==> flow/design.v <==
module fairArb (
	input logic [15:0] bids,
	output logic [15:0] wins,
	input logic get_next_win,
	input logic clk,
	input logic rst
		);
	parameter SIZE = 3;
	parameter S0=3'b000, S1=3'b001, S2=3'b010, S3=3'b011, S4=3'b100, S5=3'b101, S6=3'b110;
	logic [SIZE-1:0] state;
	logic [SIZE-1:0] next_state;
	logic [3:0] dec1;
	logic [3:0] dec2;
	logic [15:0] bid1;
	logic [15:0] bid2;
	logic [15:0] b [15:0];
	logic [15:0] d [15:0];
	logic [15:0] out_check;
	logic [3:0] new_priority;
	logic [3:0] pr_in;
	logic [15:0] bids_cycle_f;
	logic [3:0] priority_f;
	logic [3:0] priority_d;
	logic [15:0] wins_d;
	logic sB, sD;
	logic [1:0] sC;
	always @ (*) begin
		case (sC)
			2'b00: priority_d = dec2;
			2'b01: priority_d = priority_f;
			2'b10: priority_d = pr_in;
			2'b11: priority_d = 0;
		endcase
	end
	always @ (*) begin
		case (sB)
			1'b0: wins_d = bid1;
			1'b1: wins_d = bid2;
		endcase
	end
	always @ (*) begin
		case (sD)
			1'b0: begin
				bid2 = out_check;
				pr_in = new_priority + 1;
			end
			1'b1: begin
				bid2 = d[priority_f];
				pr_in = priority_f + 1;
			end
		endcase
	end
	always @ (*) begin
		bids_cycle_f = bids;
		next_state = S0;
		new_priority = 4'd0;
		out_check = 16'd0;
		if ((bids_cycle_f & 16'd1) != 16'b0) begin
			bid1 = 16'd1;
		end
		else if ((bids_cycle_f & 16'd2) != 16'b0) begin
			bid1 = 16'd2;
		end
		else if ((bids_cycle_f & 16'd4) != 16'b0) begin
			bid1 = 16'd4;
		end
		else if ((bids_cycle_f & 16'd8) != 16'b0) begin
			bid1 = 16'd8;
		end
		else if ((bids_cycle_f & 16'd16) != 16'b0) begin
			bid1 = 16'd16;
		end
		else if ((bids_cycle_f & 16'd32) != 16'b0) begin
			bid1 = 16'd32;
		end
		else if ((bids_cycle_f & 16'd64) != 16'b0) begin
			bid1 = 16'd64;
		end
		else if ((bids_cycle_f & 16'd128) != 16'b0) begin
			bid1 = 16'd128;
		end
		else if ((bids_cycle_f & 16'd256) != 16'b0) begin
			bid1 = 16'd256;
		end
		else if ((bids_cycle_f & 16'd512) != 16'b0) begin
			bid1 = 16'd512;
		end
		else if ((bids_cycle_f & 16'd1024) != 16'b0) begin
			bid1 = 16'd1024;
		end
		else if ((bids_cycle_f & 16'd2048) != 16'b0) begin
			bid1 = 16'd2048;
		end
		else if ((bids_cycle_f & 16'd4096) != 16'b0) begin
			bid1 = 16'd4096;
		end
		else if ((bids_cycle_f & 16'd8192) != 16'b0) begin
			bid1 = 16'd8192;
		end
		else if ((bids_cycle_f & 16'd16384) != 16'b0) begin
			bid1 = 16'd16384;
		end
		else if ((bids_cycle_f & 16'd32768) != 16'b0) begin
			bid1 = 16'd32768;
		end
		else begin
			bid1 = 0;
		end
		d[0] = bids_cycle_f & 16'd1;
		b[0] = (bids_cycle_f & 16'd1) >> 0;
		d[1] = bids_cycle_f & 16'd2;
		b[1] = (bids_cycle_f & 16'd2) >> 1;
		d[2] = bids_cycle_f & 16'd4;
		b[2] = (bids_cycle_f & 16'd4) >> 2;
		d[3] = bids_cycle_f & 16'd8;
		b[3] = (bids_cycle_f & 16'd8) >> 3;
		d[4] = bids_cycle_f & 16'd16;
		b[4] = (bids_cycle_f & 16'd16) >> 4;
		d[5] = bids_cycle_f & 16'd32;
		b[5] = (bids_cycle_f & 16'd32) >> 5;
		d[6] = bids_cycle_f & 16'd64;
		b[6] = (bids_cycle_f & 16'd64) >> 6;
		d[7] = bids_cycle_f & 16'd128;
		b[7] = (bids_cycle_f & 16'd128) >> 7;
		d[8] = bids_cycle_f & 16'd256;
		b[8] = (bids_cycle_f & 16'd256) >> 8;
		d[9] = bids_cycle_f & 16'd512;
		b[9] = (bids_cycle_f & 16'd512) >> 9;
		d[10] = bids_cycle_f & 16'd1024;
		b[10] = (bids_cycle_f & 16'd1024) >> 10;
		d[11] = bids_cycle_f & 16'd2048;
		b[11] = (bids_cycle_f & 16'd2048) >> 11;
		d[12] = bids_cycle_f & 16'd4096;
		b[12] = (bids_cycle_f & 16'd4096) >> 12;
		d[13] = bids_cycle_f & 16'd8192;
		b[13] = (bids_cycle_f & 16'd8192) >> 13;
		d[14] = bids_cycle_f & 16'd16384;
		b[14] = (bids_cycle_f & 16'd16384) >> 14;
		d[15] = bids_cycle_f & 16'd32768;
		b[15] = (bids_cycle_f & 16'd32768) >> 15;
                case (wins_d)
                16'd1: begin
                        dec1 = 0;
                end
                16'd2: begin
                        dec1 = 1;
                end
                16'd4: begin
                        dec1 = 2;
                end
                16'd8: begin
                        dec1 = 3;
                end
                16'd16: begin
                        dec1 = 4;
                end
                16'd32: begin
                        dec1 = 5;
                end
                16'd64: begin
                        dec1 = 6;
                end
                16'd128: begin
                        dec1 = 7;
                end
                16'd256: begin
                        dec1 = 8;
                end
                16'd512: begin
                        dec1 = 9;
                end
                16'd1024: begin
                        dec1 = 10;
                end
                16'd2048: begin
                        dec1 = 11;
                end
                16'd4096: begin
                        dec1 = 12;
                end
                16'd8192: begin
                        dec1 = 13;
                end
                16'd16384: begin
                        dec1 = 14;
                end
                16'd32768: begin
                        dec1 = 15;
                end
                default: begin
                        dec1 = 0;
                end
                endcase
		dec2 = dec1 + 1'b1;
		sD = b[priority_f] & 1'b1;
		if (bids_cycle_f == 16'b0) begin
			out_check = 16'b0;
			new_priority = new_priority;
		end
		else begin
			case (priority_f)
			5'd0: begin
			case (1'b1)
			b[1]: begin
			  new_priority = 1;
			  out_check = d[1];
			end
			b[2]: begin
			  new_priority = 2;
			  out_check = d[2];
			end
			b[3]: begin
			  new_priority = 3;
			  out_check = d[3];
			end
			b[4]: begin
			  new_priority = 4;
			  out_check = d[4];
			end
			b[5]: begin
			  new_priority = 5;
			  out_check = d[5];
			end
			b[6]: begin
			  new_priority = 6;
			  out_check = d[6];
			end
			b[7]: begin
			  new_priority = 7;
			  out_check = d[7];
			end
			b[8]: begin
			  new_priority = 8;
			  out_check = d[8];
			end
			b[9]: begin
			  new_priority = 9;
			  out_check = d[9];
			end
			b[10]: begin
			  new_priority = 10;
			  out_check = d[10];
			end
			b[11]: begin
			  new_priority = 11;
			  out_check = d[11];
			end
			b[12]: begin
			  new_priority = 12;
			  out_check = d[12];
			end
			b[13]: begin
			  new_priority = 13;
			  out_check = d[13];
			end
			b[14]: begin
			  new_priority = 14;
			  out_check = d[14];
			end
			b[15]: begin
			  new_priority = 15;
			  out_check = d[15];
			end
			endcase
			end
			5'd1: begin
			case (1'b1)
			b[2]: begin
			  new_priority = 2;
			  out_check = d[2];
			end
			b[3]: begin
			  new_priority = 3;
			  out_check = d[3];
			end
			b[4]: begin
			  new_priority = 4;
			  out_check = d[4];
			end
			b[5]: begin
			  new_priority = 5;
			  out_check = d[5];
			end
			b[6]: begin
			  new_priority = 6;
			  out_check = d[6];
			end
			b[7]: begin
			  new_priority = 7;
			  out_check = d[7];
			end
			b[8]: begin
			  new_priority = 8;
			  out_check = d[8];
			end
			b[9]: begin
			  new_priority = 9;
			  out_check = d[9];
			end
			b[10]: begin
			  new_priority = 10;
			  out_check = d[10];
			end
			b[11]: begin
			  new_priority = 11;
			  out_check = d[11];
			end
			b[12]: begin
			  new_priority = 12;
			  out_check = d[12];
			end
			b[13]: begin
			  new_priority = 13;
			  out_check = d[13];
			end
			b[14]: begin
			  new_priority = 14;
			  out_check = d[14];
			end
			b[15]: begin
			  new_priority = 15;
			  out_check = d[15];
			end
			b[0]: begin
			  new_priority = 0;
			  out_check = d[0];
			end
			endcase
			end
			5'd2: begin
			case (1'b1)
			b[3]: begin
			  new_priority = 3;
			  out_check = d[3];
			end
			b[4]: begin
			  new_priority = 4;
			  out_check = d[4];
			end
			b[5]: begin
			  new_priority = 5;
			  out_check = d[5];
			end
			b[6]: begin
			  new_priority = 6;
			  out_check = d[6];
			end
			b[7]: begin
			  new_priority = 7;
			  out_check = d[7];
			end
			b[8]: begin
			  new_priority = 8;
			  out_check = d[8];
			end
			b[9]: begin
			  new_priority = 9;
			  out_check = d[9];
			end
			b[10]: begin
			  new_priority = 10;
			  out_check = d[10];
			end
			b[11]: begin
			  new_priority = 11;
			  out_check = d[11];
			end
			b[12]: begin
			  new_priority = 12;
			  out_check = d[12];
			end
			b[13]: begin
			  new_priority = 13;
			  out_check = d[13];
			end
			b[14]: begin
			  new_priority = 14;
			  out_check = d[14];
			end
			b[15]: begin
			  new_priority = 15;
			  out_check = d[15];
			end
			b[0]: begin
			  new_priority = 0;
			  out_check = d[0];
			end
			b[1]: begin
			  new_priority = 1;
			  out_check = d[1];
			end
			endcase
			end
			5'd3: begin
			case (1'b1)
			b[4]: begin
			  new_priority = 4;
			  out_check = d[4];
			end
			b[5]: begin
			  new_priority = 5;
			  out_check = d[5];
			end
			b[6]: begin
			  new_priority = 6;
			  out_check = d[6];
			end
			b[7]: begin
			  new_priority = 7;
			  out_check = d[7];
			end
			b[8]: begin
			  new_priority = 8;
			  out_check = d[8];
			end
			b[9]: begin
			  new_priority = 9;
			  out_check = d[9];
			end
			b[10]: begin
			  new_priority = 10;
			  out_check = d[10];
			end
			b[11]: begin
			  new_priority = 11;
			  out_check = d[11];
			end
			b[12]: begin
			  new_priority = 12;
			  out_check = d[12];
			end
			b[13]: begin
			  new_priority = 13;
			  out_check = d[13];
			end
			b[14]: begin
			  new_priority = 14;
			  out_check = d[14];
			end
			b[15]: begin
			  new_priority = 15;
			  out_check = d[15];
			end
			b[0]: begin
			  new_priority = 0;
			  out_check = d[0];
			end
			b[1]: begin
			  new_priority = 1;
			  out_check = d[1];
			end
			b[2]: begin
			  new_priority = 2;
			  out_check = d[2];
			end
			endcase
			end
			5'd4: begin
			case (1'b1)
			b[5]: begin
			  new_priority = 5;
			  out_check = d[5];
			end
			b[6]: begin
			  new_priority = 6;
			  out_check = d[6];
			end
			b[7]: begin
			  new_priority = 7;
			  out_check = d[7];
			end
			b[8]: begin
			  new_priority = 8;
			  out_check = d[8];
			end
			b[9]: begin
			  new_priority = 9;
			  out_check = d[9];
			end
			b[10]: begin
			  new_priority = 10;
			  out_check = d[10];
			end
			b[11]: begin
			  new_priority = 11;
			  out_check = d[11];
			end
			b[12]: begin
			  new_priority = 12;
			  out_check = d[12];
			end
			b[13]: begin
			  new_priority = 13;
			  out_check = d[13];
			end
			b[14]: begin
			  new_priority = 14;
			  out_check = d[14];
			end
			b[15]: begin
			  new_priority = 15;
			  out_check = d[15];
			end
			b[0]: begin
			  new_priority = 0;
			  out_check = d[0];
			end
			b[1]: begin
			  new_priority = 1;
			  out_check = d[1];
			end
			b[2]: begin
			  new_priority = 2;
			  out_check = d[2];
			end
			b[3]: begin
			  new_priority = 3;
			  out_check = d[3];
			end
			endcase
			end
			5'd5: begin
			case (1'b1)
			b[6]: begin
			  new_priority = 6;
			  out_check = d[6];
			end
			b[7]: begin
			  new_priority = 7;
			  out_check = d[7];
			end
			b[8]: begin
			  new_priority = 8;
			  out_check = d[8];
			end
			b[9]: begin
			  new_priority = 9;
			  out_check = d[9];
			end
			b[10]: begin
			  new_priority = 10;
			  out_check = d[10];
			end
			b[11]: begin
			  new_priority = 11;
			  out_check = d[11];
			end
			b[12]: begin
			  new_priority = 12;
			  out_check = d[12];
			end
			b[13]: begin
			  new_priority = 13;
			  out_check = d[13];
			end
			b[14]: begin
			  new_priority = 14;
			  out_check = d[14];
			end
			b[15]: begin
			  new_priority = 15;
			  out_check = d[15];
			end
			b[0]: begin
			  new_priority = 0;
			  out_check = d[0];
			end
			b[1]: begin
			  new_priority = 1;
			  out_check = d[1];
			end
			b[2]: begin
			  new_priority = 2;
			  out_check = d[2];
			end
			b[3]: begin
			  new_priority = 3;
			  out_check = d[3];
			end
			b[4]: begin
			  new_priority = 4;
			  out_check = d[4];
			end
			endcase
			end
			5'd6: begin
			case (1'b1)
			b[7]: begin
			  new_priority = 7;
			  out_check = d[7];
			end
			b[8]: begin
			  new_priority = 8;
			  out_check = d[8];
			end
			b[9]: begin
			  new_priority = 9;
			  out_check = d[9];
			end
			b[10]: begin
			  new_priority = 10;
			  out_check = d[10];
			end
			b[11]: begin
			  new_priority = 11;
			  out_check = d[11];
			end
			b[12]: begin
			  new_priority = 12;
			  out_check = d[12];
			end
			b[13]: begin
			  new_priority = 13;
			  out_check = d[13];
			end
			b[14]: begin
			  new_priority = 14;
			  out_check = d[14];
			end
			b[15]: begin
			  new_priority = 15;
			  out_check = d[15];
			end
			b[0]: begin
			  new_priority = 0;
			  out_check = d[0];
			end
			b[1]: begin
			  new_priority = 1;
			  out_check = d[1];
			end
			b[2]: begin
			  new_priority = 2;
			  out_check = d[2];
			end
			b[3]: begin
			  new_priority = 3;
			  out_check = d[3];
			end
			b[4]: begin
			  new_priority = 4;
			  out_check = d[4];
			end
			b[5]: begin
			  new_priority = 5;
			  out_check = d[5];
			end
			endcase
			end
			5'd7: begin
			case (1'b1)
			b[8]: begin
			  new_priority = 8;
			  out_check = d[8];
			end
			b[9]: begin
			  new_priority = 9;
			  out_check = d[9];
			end
			b[10]: begin
			  new_priority = 10;
			  out_check = d[10];
			end
			b[11]: begin
			  new_priority = 11;
			  out_check = d[11];
			end
			b[12]: begin
			  new_priority = 12;
			  out_check = d[12];
			end
			b[13]: begin
			  new_priority = 13;
			  out_check = d[13];
			end
			b[14]: begin
			  new_priority = 14;
			  out_check = d[14];
			end
			b[15]: begin
			  new_priority = 15;
			  out_check = d[15];
			end
			b[0]: begin
			  new_priority = 0;
			  out_check = d[0];
			end
			b[1]: begin
			  new_priority = 1;
			  out_check = d[1];
			end
			b[2]: begin
			  new_priority = 2;
			  out_check = d[2];
			end
			b[3]: begin
			  new_priority = 3;
			  out_check = d[3];
			end
			b[4]: begin
			  new_priority = 4;
			  out_check = d[4];
			end
			b[5]: begin
			  new_priority = 5;
			  out_check = d[5];
			end
			b[6]: begin
			  new_priority = 6;
			  out_check = d[6];
			end
			endcase
			end
			5'd8: begin
			case (1'b1)
			b[9]: begin
			  new_priority = 9;
			  out_check = d[9];
			end
			b[10]: begin
			  new_priority = 10;
			  out_check = d[10];
			end
			b[11]: begin
			  new_priority = 11;
			  out_check = d[11];
			end
			b[12]: begin
			  new_priority = 12;
			  out_check = d[12];
			end
			b[13]: begin
			  new_priority = 13;
			  out_check = d[13];
			end
			b[14]: begin
			  new_priority = 14;
			  out_check = d[14];
			end
			b[15]: begin
			  new_priority = 15;
			  out_check = d[15];
			end
			b[0]: begin
			  new_priority = 0;
			  out_check = d[0];
			end
			b[1]: begin
			  new_priority = 1;
			  out_check = d[1];
			end
			b[2]: begin
			  new_priority = 2;
			  out_check = d[2];
			end
			b[3]: begin
			  new_priority = 3;
			  out_check = d[3];
			end
			b[4]: begin
			  new_priority = 4;
			  out_check = d[4];
			end
			b[5]: begin
			  new_priority = 5;
			  out_check = d[5];
			end
			b[6]: begin
			  new_priority = 6;
			  out_check = d[6];
			end
			b[7]: begin
			  new_priority = 7;
			  out_check = d[7];
			end
			endcase
			end
			5'd9: begin
			case (1'b1)
			b[10]: begin
			  new_priority = 10;
			  out_check = d[10];
			end
			b[11]: begin
			  new_priority = 11;
			  out_check = d[11];
			end
			b[12]: begin
			  new_priority = 12;
			  out_check = d[12];
			end
			b[13]: begin
			  new_priority = 13;
			  out_check = d[13];
			end
			b[14]: begin
			  new_priority = 14;
			  out_check = d[14];
			end
			b[15]: begin
			  new_priority = 15;
			  out_check = d[15];
			end
			b[0]: begin
			  new_priority = 0;
			  out_check = d[0];
			end
			b[1]: begin
			  new_priority = 1;
			  out_check = d[1];
			end
			b[2]: begin
			  new_priority = 2;
			  out_check = d[2];
			end
			b[3]: begin
			  new_priority = 3;
			  out_check = d[3];
			end
			b[4]: begin
			  new_priority = 4;
			  out_check = d[4];
			end
			b[5]: begin
			  new_priority = 5;
			  out_check = d[5];
			end
			b[6]: begin
			  new_priority = 6;
			  out_check = d[6];
			end
			b[7]: begin
			  new_priority = 7;
			  out_check = d[7];
			end
			b[8]: begin
			  new_priority = 8;
			  out_check = d[8];
			end
			endcase
			end
			5'd10: begin
			case (1'b1)
			b[11]: begin
			  new_priority = 11;
			  out_check = d[11];
			end
			b[12]: begin
			  new_priority = 12;
			  out_check = d[12];
			end
			b[13]: begin
			  new_priority = 13;
			  out_check = d[13];
			end
			b[14]: begin
			  new_priority = 14;
			  out_check = d[14];
			end
			b[15]: begin
			  new_priority = 15;
			  out_check = d[15];
			end
			b[0]: begin
			  new_priority = 0;
			  out_check = d[0];
			end
			b[1]: begin
			  new_priority = 1;
			  out_check = d[1];
			end
			b[2]: begin
			  new_priority = 2;
			  out_check = d[2];
			end
			b[3]: begin
			  new_priority = 3;
			  out_check = d[3];
			end
			b[4]: begin
			  new_priority = 4;
			  out_check = d[4];
			end
			b[5]: begin
			  new_priority = 5;
			  out_check = d[5];
			end
			b[6]: begin
			  new_priority = 6;
			  out_check = d[6];
			end
			b[7]: begin
			  new_priority = 7;
			  out_check = d[7];
			end
			b[8]: begin
			  new_priority = 8;
			  out_check = d[8];
			end
			b[9]: begin
			  new_priority = 9;
			  out_check = d[9];
			end
			endcase
			end
			5'd11: begin
			case (1'b1)
			b[12]: begin
			  new_priority = 12;
			  out_check = d[12];
			end
			b[13]: begin
			  new_priority = 13;
			  out_check = d[13];
			end
			b[14]: begin
			  new_priority = 14;
			  out_check = d[14];
			end
			b[15]: begin
			  new_priority = 15;
			  out_check = d[15];
			end
			b[0]: begin
			  new_priority = 0;
			  out_check = d[0];
			end
			b[1]: begin
			  new_priority = 1;
			  out_check = d[1];
			end
			b[2]: begin
			  new_priority = 2;
			  out_check = d[2];
			end
			b[3]: begin
			  new_priority = 3;
			  out_check = d[3];
			end
			b[4]: begin
			  new_priority = 4;
			  out_check = d[4];
			end
			b[5]: begin
			  new_priority = 5;
			  out_check = d[5];
			end
			b[6]: begin
			  new_priority = 6;
			  out_check = d[6];
			end
			b[7]: begin
			  new_priority = 7;
			  out_check = d[7];
			end
			b[8]: begin
			  new_priority = 8;
			  out_check = d[8];
			end
			b[9]: begin
			  new_priority = 9;
			  out_check = d[9];
			end
			b[10]: begin
			  new_priority = 10;
			  out_check = d[10];
			end
			endcase
			end
			5'd12: begin
			case (1'b1)
			b[13]: begin
			  new_priority = 13;
			  out_check = d[13];
			end
			b[14]: begin
			  new_priority = 14;
			  out_check = d[14];
			end
			b[15]: begin
			  new_priority = 15;
			  out_check = d[15];
			end
			b[0]: begin
			  new_priority = 0;
			  out_check = d[0];
			end
			b[1]: begin
			  new_priority = 1;
			  out_check = d[1];
			end
			b[2]: begin
			  new_priority = 2;
			  out_check = d[2];
			end
			b[3]: begin
			  new_priority = 3;
			  out_check = d[3];
			end
			b[4]: begin
			  new_priority = 4;
			  out_check = d[4];
			end
			b[5]: begin
			  new_priority = 5;
			  out_check = d[5];
			end
			b[6]: begin
			  new_priority = 6;
			  out_check = d[6];
			end
			b[7]: begin
			  new_priority = 7;
			  out_check = d[7];
			end
			b[8]: begin
			  new_priority = 8;
			  out_check = d[8];
			end
			b[9]: begin
			  new_priority = 9;
			  out_check = d[9];
			end
			b[10]: begin
			  new_priority = 10;
			  out_check = d[10];
			end
			b[11]: begin
			  new_priority = 11;
			  out_check = d[11];
			end
			endcase
			end
			5'd13: begin
			case (1'b1)
			b[14]: begin
			  new_priority = 14;
			  out_check = d[14];
			end
			b[15]: begin
			  new_priority = 15;
			  out_check = d[15];
			end
			b[0]: begin
			  new_priority = 0;
			  out_check = d[0];
			end
			b[1]: begin
			  new_priority = 1;
			  out_check = d[1];
			end
			b[2]: begin
			  new_priority = 2;
			  out_check = d[2];
			end
			b[3]: begin
			  new_priority = 3;
			  out_check = d[3];
			end
			b[4]: begin
			  new_priority = 4;
			  out_check = d[4];
			end
			b[5]: begin
			  new_priority = 5;
			  out_check = d[5];
			end
			b[6]: begin
			  new_priority = 6;
			  out_check = d[6];
			end
			b[7]: begin
			  new_priority = 7;
			  out_check = d[7];
			end
			b[8]: begin
			  new_priority = 8;
			  out_check = d[8];
			end
			b[9]: begin
			  new_priority = 9;
			  out_check = d[9];
			end
			b[10]: begin
			  new_priority = 10;
			  out_check = d[10];
			end
			b[11]: begin
			  new_priority = 11;
			  out_check = d[11];
			end
			b[12]: begin
			  new_priority = 12;
			  out_check = d[12];
			end
			endcase
			end
			5'd14: begin
			case (1'b1)
			b[15]: begin
			  new_priority = 15;
			  out_check = d[15];
			end
			b[0]: begin
			  new_priority = 0;
			  out_check = d[0];
			end
			b[1]: begin
			  new_priority = 1;
			  out_check = d[1];
			end
			b[2]: begin
			  new_priority = 2;
			  out_check = d[2];
			end
			b[3]: begin
			  new_priority = 3;
			  out_check = d[3];
			end
			b[4]: begin
			  new_priority = 4;
			  out_check = d[4];
			end
			b[5]: begin
			  new_priority = 5;
			  out_check = d[5];
			end
			b[6]: begin
			  new_priority = 6;
			  out_check = d[6];
			end
			b[7]: begin
			  new_priority = 7;
			  out_check = d[7];
			end
			b[8]: begin
			  new_priority = 8;
			  out_check = d[8];
			end
			b[9]: begin
			  new_priority = 9;
			  out_check = d[9];
			end
			b[10]: begin
			  new_priority = 10;
			  out_check = d[10];
			end
			b[11]: begin
			  new_priority = 11;
			  out_check = d[11];
			end
			b[12]: begin
			  new_priority = 12;
			  out_check = d[12];
			end
			b[13]: begin
			  new_priority = 13;
			  out_check = d[13];
			end
			endcase
			end
			5'd15: begin
			case (1'b1)
			b[0]: begin
			  new_priority = 0;
			  out_check = d[0];
			end
			b[1]: begin
			  new_priority = 1;
			  out_check = d[1];
			end
			b[2]: begin
			  new_priority = 2;
			  out_check = d[2];
			end
			b[3]: begin
			  new_priority = 3;
			  out_check = d[3];
			end
			b[4]: begin
			  new_priority = 4;
			  out_check = d[4];
			end
			b[5]: begin
			  new_priority = 5;
			  out_check = d[5];
			end
			b[6]: begin
			  new_priority = 6;
			  out_check = d[6];
			end
			b[7]: begin
			  new_priority = 7;
			  out_check = d[7];
			end
			b[8]: begin
			  new_priority = 8;
			  out_check = d[8];
			end
			b[9]: begin
			  new_priority = 9;
			  out_check = d[9];
			end
			b[10]: begin
			  new_priority = 10;
			  out_check = d[10];
			end
			b[11]: begin
			  new_priority = 11;
			  out_check = d[11];
			end
			b[12]: begin
			  new_priority = 12;
			  out_check = d[12];
			end
			b[13]: begin
			  new_priority = 13;
			  out_check = d[13];
			end
			b[14]: begin
			  new_priority = 14;
			  out_check = d[14];
			end
			endcase
			end
			endcase
		end
        case (state)
        S0: begin
			sB = 0;
			sC = 2'b11;
			next_state = S1;
        end
        S1: begin
			sB = 0;
			sC = 2'b00;
			next_state = S2;
		end
		S2: begin
			sB = 1;
			if (get_next_win == 1)  begin
				if (bids_cycle_f == 16'b0) begin
					sC = 2'b01;
				end
				else begin
					sC = 2'b10;
				end
			end
			else begin
				sC = 2'b01;
			end
			next_state = S2;
		end
		default: begin
			sC = 2'b11;
			sB = 0;
		end
		endcase
	end
	always @ (posedge clk) begin
		if (~rst) begin
			wins <= 0;
		end
		else begin
			wins <= wins_d;
		end
	end
	always @ (posedge clk) begin
		if (~rst) begin
			priority_f <= 0;
		end
		else begin
			priority_f <= priority_d;
		end
	end
	always @ (posedge clk) begin
		if (~rst) begin
			state <= S0;
		end
		else begin
			state <= next_state;
		end
	end
endmodule
Hand-over note for fairArb

From RTL to reports: fairArb

Tool output for the design above before and after an edit, in the order of the flow.
Lines under "unedited" count in the file above, lines under "edited" in the edited file.
"difference": "edited" minus "unedited" as printed here. "relative change": 100 x difference / "unedited".
Cell names lack the library's common part.
The mark -- stands for no value.

Top: fairArb
Clock port: clk
Cell library: sky130hd
Library corner: tt_025C_1v80

The edit

The edit as a unified diff against the file above.
A script made this edit. It changes what the design does and was not meant as an optimisation.

```diff
@@ -1258,12 +1258,5 @@
 		endcase
 	end
-	always @ (posedge clk) begin
-		if (~rst) begin
-			wins <= 0;
-		end
-		else begin
-			wins <= wins_d;
-		end
-	end
+	always @(*) wins = wins_d;
 	always @ (posedge clk) begin
 		if (~rst) begin
```

Word level

Counts by Yosys on the flattened word-level netlist (proc, flatten, opt, wreduce). Print and check cells are left out. Cells with the same type and inputs are merged into one.

Bit counts:

| item                        | unedited | edited | difference | relative change (%) |
| output and inout port bits  | 16       | 16     | 0          | 0.00 |
| cells after elaboration     | 530      | 529    | -1         | -0.19 |
| flip-flop bits (word level) | 23       | 7      | -16        | -69.57 |

Operators by class:

| item                             | unedited | edited | difference | relative change (%) |
| reductions and logical operators | 5        | 5      | 0          | 0.00 |
| equal/unequal tests              | 35       | 35     | 0          | 0.00 |
| bitwise operators                | 2        | 2      | 0          | 0.00 |
| $add $sub $neg                   | 3        | 3      | 0          | 0.00 |
| multiplexer cells                | 482      | 482    | 0          | 0.00 |

Unchanged operator kinds not shown: 54.

Depth

Yosys ltp: most cells in a row. Word level: on the elaborated netlist, between registers, memories and ports. Mapped: between sequential cells and ports; inverters and the memories' decode and read muxes count.

Logic depth:

| item                      | unedited | edited | difference | relative change (%) |
| depth in word-level cells | 23       | 23     | 0          | 0.00 |
| ABC_AREA                  | 0        | 0      | --         | -- |
| mapped depth              | 17       | 19     | +2         | +11.76 |

Synthesis result

Source: synth_stat.txt of the flow (Yosys; design flattened, memories mapped). It holds for the ABC_AREA given above (unset counts as 0); a run with the other value may have another netlist.

Cells by type:

| cell type | unedited | edited | difference | relative change (%) |
| dfxtp_1   | 23       | 7      | -16        | -69.57 |
| a21oi_1   | 25       | 33     | +8         | +32.00 |
| a31oi_1   | 8        | 15     | +7         | +87.50 |
| nand3_1   | 18       | 12     | -6         | -33.33 |
| nor2b_1   | 14       | 9      | -5         | -35.71 |
| nand2b_1  | 9        | 14     | +5         | +55.56 |
| nand3b_1  | 3        | 8      | +5         | +166.67 |
| o21ai_1   | 4        | 8      | +4         | +100.00 |
| buf_6     | 2        | 6      | +4         | +200.00 |
| clkbuf_1  | 14       | 11     | -3         | -21.43 |
| nor3b_1   | 7        | 4      | -3         | -42.86 |
| o211ai_1  | 6        | 3      | -3         | -50.00 |
| a21o_1    | 5        | 2      | -3         | -60.00 |
| a22oi_1   | 5        | 2      | -3         | -60.00 |
| a211oi_1  | 4        | 7      | +3         | +75.00 |
| a41oi_1   | 3        | 0      | -3         | -100.00 |
| o21bai_1  | 3        | 0      | -3         | -100.00 |
| or2_2     | 3        | 0      | -3         | -100.00 |

Unchanged cell types not shown: 16.
The list need not be complete.

Synthesis totals:

| item                   | unedited | edited | difference | relative change (%) |
| mapped flip-flops      | 23       | 7      | -16        | -69.57 |
| sequential area (um^2) | 460.4    | 140.1  | -320.3     | -69.57 |
| synthesis area (um^2)  | 2695.1   | 2532.4 | -162.7     | -6.04 |
| cells in the netlist   | 379      | 380    | +1         | +0.26 |
| buffer cells           | 31       | 32     | +1         | +3.23 |

Worst setup path after synthesis

Source: OpenSTA report_checks on the synthesized netlist (no wires, ideal clock, input and output delay 20% of the period each), path of least setup slack; recovery checks are left aside. Register names are those of the netlist, which keeps one name where synthesis merged equal registers.

Path after synthesis:

| item                              | unedited               | edited                 | difference | relative change (%) |
| path type                         | in2reg                 | in2reg                 | --         | -- |
| start                             | input bids[2]          | input bids[1]          | --         | -- |
| end                               | register priority_f[2] | register priority_f[2] | --         | -- |
| clock period (ps)                 | 4000                   | 4000                   | 0          | 0.00 |
| launch time at the first pin (ps) | 800                    | 800                    | 0          | 0.00 |
| library setup time (ps)           | 69                     | 127                    | +58        | -- |
| slack (ps)                        | 588                    | 2                      | -586       | -- |
| stages                            | 14                     | 15                     | +1         | +7.14 |
| arrival time (ps)                 | 3343                   | 3871                   | +528       | +15.79 |
| required time (ps)                | 3931                   | 3873                   | -58        | -1.48 |
| delay of the path (ps)            | 2612                   | 3198                   | +586       | +22.43 |
| synthesis period reached (ps)     | 3412                   | 3998                   | +586       | +17.17 |

"delay of the path" = arrival - input delay + setup time.
"stages" counts driving pins, that of a launching flip-flop among them; a cell with two outputs on the path counts twice.
"synthesis period reached" is the clock period less the worst setup slack; recovery checks do not enter. This is arithmetic on one report: input and output delays are still those of the set period (20% each).
Between the ends stands the longest chain of elaborated cells between them, by number of cells; it is not shown to be the way that was timed. Of several equally long chains one is given.
Each line given opens the expression or statement behind the cell; cells for indexed reads and writes are added by Yosys, which also makes memories of some case tables.

Between the ends, after synthesis, unedited:
Cell sequence: buf_6 > or3b_1 > a2111o_1 > o2111ai_1 > a211oi_1 > o311a_1 > nor3_1 > nor2_1 > nand4_1 > ha_1 > inv_1 > and4b_1 > a211o_1 > a21oi_2
Length of the longest elaborated chain: 23
Elaborated cells on any way between the ends: 277
Classes of those cells: add/sub (2); eq/ne (18); mux (254); logic (1); reduce/logical (2)

RTL lines, path after synthesis, unedited:

| item                                | line | text |
| start, declared                     | 2    | `input logic [15:0] bids,` |
| 2-to-1 mux 3 bit x3                 | 395  | `case (1'b1)` |
| 2-to-1 mux 16 bit x12               | 395  |  |
| parallel mux 16 bit (select 16 bit) | 201  | `case (priority_f)` |
| 2-to-1 mux 16 bit                   | 196  | `if (bids_cycle_f == 16'b0) begin` |
| parallel mux 16 bit (select 2 bit)  | 42   | `case (sD)` |
| parallel mux 16 bit (select 2 bit)  | 36   | `case (sB)` |
| equality test 16 bit                | 141  | `case (wins_d)` |
| parallel mux 4 bit (select 15 bit)  | 141  |  |
| adder 4 x 1 -> 4 bit                | 194  | `dec2 = dec1 + 1'b1;` |
| parallel mux 4 bit (select 3 bit)   | 28   | `case (sC)` |
| end, assigned                       | 1270 | `priority_f <= 0;` |
| end, assigned                       | 1273 | `priority_f <= priority_d;` |
| end, declared                       | 22   | `logic [3:0] priority_f;` |

Between the ends, after synthesis, edited:
Cell sequence: buf_2 > nor4_4 > nand4_1 > nor3b_2 > o2111ai_4 > a21oi_2 > a311o_1 > or3_1 > or3_1 > ha_1 > nand2_1 > nor2_1 > and4b_1 > o311ai_1 > o21ai_1
Elaborated cells on any way between the ends: 278
Classes of those cells: add/sub (2); eq/ne (18); mux (255); logic (1); reduce/logical (2)

RTL lines, path after synthesis, edited:

| item            | line | text |
| start, declared | 2    | `input logic [15:0] bids,` |
| end, assigned   | 1263 | `priority_f <= 0;` |
| end, assigned   | 1266 | `priority_f <= priority_d;` |
| end, declared   | 22   | `logic [3:0] priority_f;` |

edited: No chain of elaborated cells between the ends is given.
Nets of the timed path that keep an RTL name, with a line that drives or declares them; the list need not be complete.

Nets with RTL names, path after synthesis, edited:

| signal   | line | text |
| wins[11] | 36   | `case (sB)` |

Path in the finished layout

Path of least setup slack in the final report of each run of set A (OpenROAD, finished layout, wires in). Where an end is a register, its clock arrival counts in the times.
The path's times are printed in steps of 10 ps; the period is the one set.

Path post-layout:

| item                              | unedited               | edited                 | difference | relative change (%) |
| path type                         | in2reg                 | in2reg                 | --         | -- |
| start                             | input bids[2]          | input bids[12]         | --         | -- |
| end                               | register priority_f[2] | register priority_f[2] | --         | -- |
| required time (ps)                | 3950                   | 3860                   | -90        | -2.28 |
| library setup time (ps)           | 60                     | 120                    | +60        | -- |
| arrival time (ps)                 | 3830                   | 3920                   | +90        | +2.35 |
| launch time at the first pin (ps) | 750                    | 750                    | 0          | 0.00 |
| stages                            | 15                     | 19                     | +4         | +26.67 |
| clock period (ps)                 | 3750                   | 3750                   | 0          | 0.00 |
| slack (ps)                        | 120                    | -60                    | -180       | -- |

Between the ends stands the longest chain of elaborated cells between them, by number of cells; it is not shown to be the way that was timed. Of several equally long chains one is given.

Between the ends, post-layout, unedited:
Cell sequence: clkdlybuf4s50_1 > buf_4 > or4_4 > nor2_8 > nand3_2 > nand2_4 > nor2_4 > a22oi_1 > and4_1 > nand4_1 > ha_1 > inv_1 > a41oi_1 > a211o_1 > a21oi_2
Length of the longest elaborated chain: 23
Elaborated cells on any way between the ends: 277
Classes of those cells: add/sub (2); eq/ne (18); mux (254); logic (1); reduce/logical (2)

RTL lines, path post-layout, unedited:

| item                                | line | text |
| start, declared                     | 2    | `input logic [15:0] bids,` |
| 2-to-1 mux 3 bit x3                 | 395  | `case (1'b1)` |
| 2-to-1 mux 16 bit x12               | 395  |  |
| parallel mux 16 bit (select 16 bit) | 201  | `case (priority_f)` |
| 2-to-1 mux 16 bit                   | 196  | `if (bids_cycle_f == 16'b0) begin` |
| parallel mux 16 bit (select 2 bit)  | 42   | `case (sD)` |
| parallel mux 16 bit (select 2 bit)  | 36   | `case (sB)` |
| equality test 16 bit                | 141  | `case (wins_d)` |
| parallel mux 4 bit (select 15 bit)  | 141  |  |
| adder 4 x 1 -> 4 bit                | 194  | `dec2 = dec1 + 1'b1;` |
| parallel mux 4 bit (select 3 bit)   | 28   | `case (sC)` |
| end, assigned                       | 1270 | `priority_f <= 0;` |
| end, assigned                       | 1273 | `priority_f <= priority_d;` |
| end, declared                       | 22   | `logic [3:0] priority_f;` |

Between the ends, post-layout, edited:
Cell sequence: clkdlybuf4s15_2 > buf_4 > nor2_1 > buf_4 > a31oi_1 > o211ai_1 > buf_4 > a211oi_1 > o32ai_2 > buf_4 > a21oi_1 > nand4bb_4 > or2_4 > ha_4 > nand2_4 > nor2_2 > and4b_1 > o311ai_1 > o21ai_1
Length of the longest elaborated chain: 23
Elaborated cells on any way between the ends: 267
Classes of those cells: add/sub (2); eq/ne (18); mux (244); logic (1); reduce/logical (2)

RTL lines, path post-layout, edited:

| item                                | line | text |
| start, declared                     | 2    | `input logic [15:0] bids,` |
| 2-to-1 mux 13 bit x13               | 1035 | `case (1'b1)` |
| 2-to-1 mux 16 bit x2                | 1035 |  |
| parallel mux 16 bit (select 16 bit) | 201  | `case (priority_f)` |
| 2-to-1 mux 16 bit                   | 196  | `if (bids_cycle_f == 16'b0) begin` |
| parallel mux 16 bit (select 2 bit)  | 42   | `case (sD)` |
| parallel mux 16 bit (select 2 bit)  | 36   | `case (sB)` |
| equality test 16 bit                | 141  | `case (wins_d)` |
| parallel mux 4 bit (select 15 bit)  | 141  |  |
| adder 4 x 1 -> 4 bit                | 194  | `dec2 = dec1 + 1'b1;` |
| parallel mux 4 bit (select 3 bit)   | 28   | `case (sC)` |
| end, assigned                       | 1263 | `priority_f <= 0;` |
| end, assigned                       | 1266 | `priority_f <= priority_d;` |
| end, declared                       | 22   | `logic [3:0] priority_f;` |

Layout results

Runs of the flow (Yosys, OpenROAD) on both versions; the two runs of a pair have the same settings. The constraints put input and output delay at 20% of the set period each and load the outputs with 0.01 pF.

Flow settings, set A:
CORE_UTILIZATION: 40
period_ns: 3.75
CAP_MARGIN: 20
CORE_MARGIN: 2
SLEW_MARGIN: 20

Final reports, set A:

| item                                          | unedited | edited | difference | relative change (%) |
| worst hold slack in the final report (ps)     | 445      | 440    | -5         | -- |
| reached clock period (ps)                     | 3632     | 3806   | +174       | +4.79 |
| smallest setup slack (ps)                     | 118      | -56    | -174       | -- |
| utilization after layout                      | 0.609    | 0.735  | +0.126     | -- |
| Yosys chip area after synthesis (um^2)        | 2695.1   | 2532.4 | -162.7     | -6.04 |
| power (µW)                                    | 835.2    | 794.9  | -40.3      | -4.83 |
| die outline area (um^2)                       | 7410.6   | 6983.9 | -426.7     | -5.76 |
| standard-cell area of the final layout (um^2) | 3913.8   | 4428.0 | +514.2     | +13.14 |
| summed negative setup slack (ps)              | 0        | -56    | -56        | -- |

Flow settings, set B:
CELL_PAD_IN_SITES_DETAIL_PLACEMENT: 2
CORE_ASPECT_RATIO: 1.39
CORE_UTILIZATION: 20
CTS_CLUSTER_DIAMETER: 100
CTS_CLUSTER_SIZE: 19
GPL_ROUTABILITY_DRIVEN: 0
GPL_TIMING_DRIVEN: 0
HOLD_SLACK_MARGIN: 0.07
PLACE_DENSITY: 0.46
period_ns: 4.14
CAP_MARGIN: 20
CORE_MARGIN: 2
SLEW_MARGIN: 20

Final reports, set B:

| item                                          | unedited | edited  | difference | relative change (%) |
| worst hold slack in the final report (ps)     | 450      | 438     | -12        | -- |
| reached clock period (ps)                     | 4010     | 4220    | +210       | +5.24 |
| smallest setup slack (ps)                     | 130      | -80     | -210       | -- |
| utilization after layout                      | 0.256    | 0.299   | +0.043     | -- |
| Yosys chip area after synthesis (um^2)        | 2695.1   | 2532.4  | -162.7     | -6.04 |
| power (µW)                                    | 786      | 743.3   | -42.7      | -5.43 |
| die outline area (um^2)                       | 14432.5  | 13590.7 | -841.8     | -5.83 |
| standard-cell area of the final layout (um^2) | 3408.3   | 3704.8  | +296.5     | +8.70 |
| summed negative setup slack (ps)              | 0        | -80     | -80        | -- |

By "reached clock period" is meant the clock period of the run minus its worst setup slack. This is arithmetic on one report: input and output delays are still those of the set period (20% each).
"power" is the tool's figure for a default switching activity; nothing was simulated.

End of note.
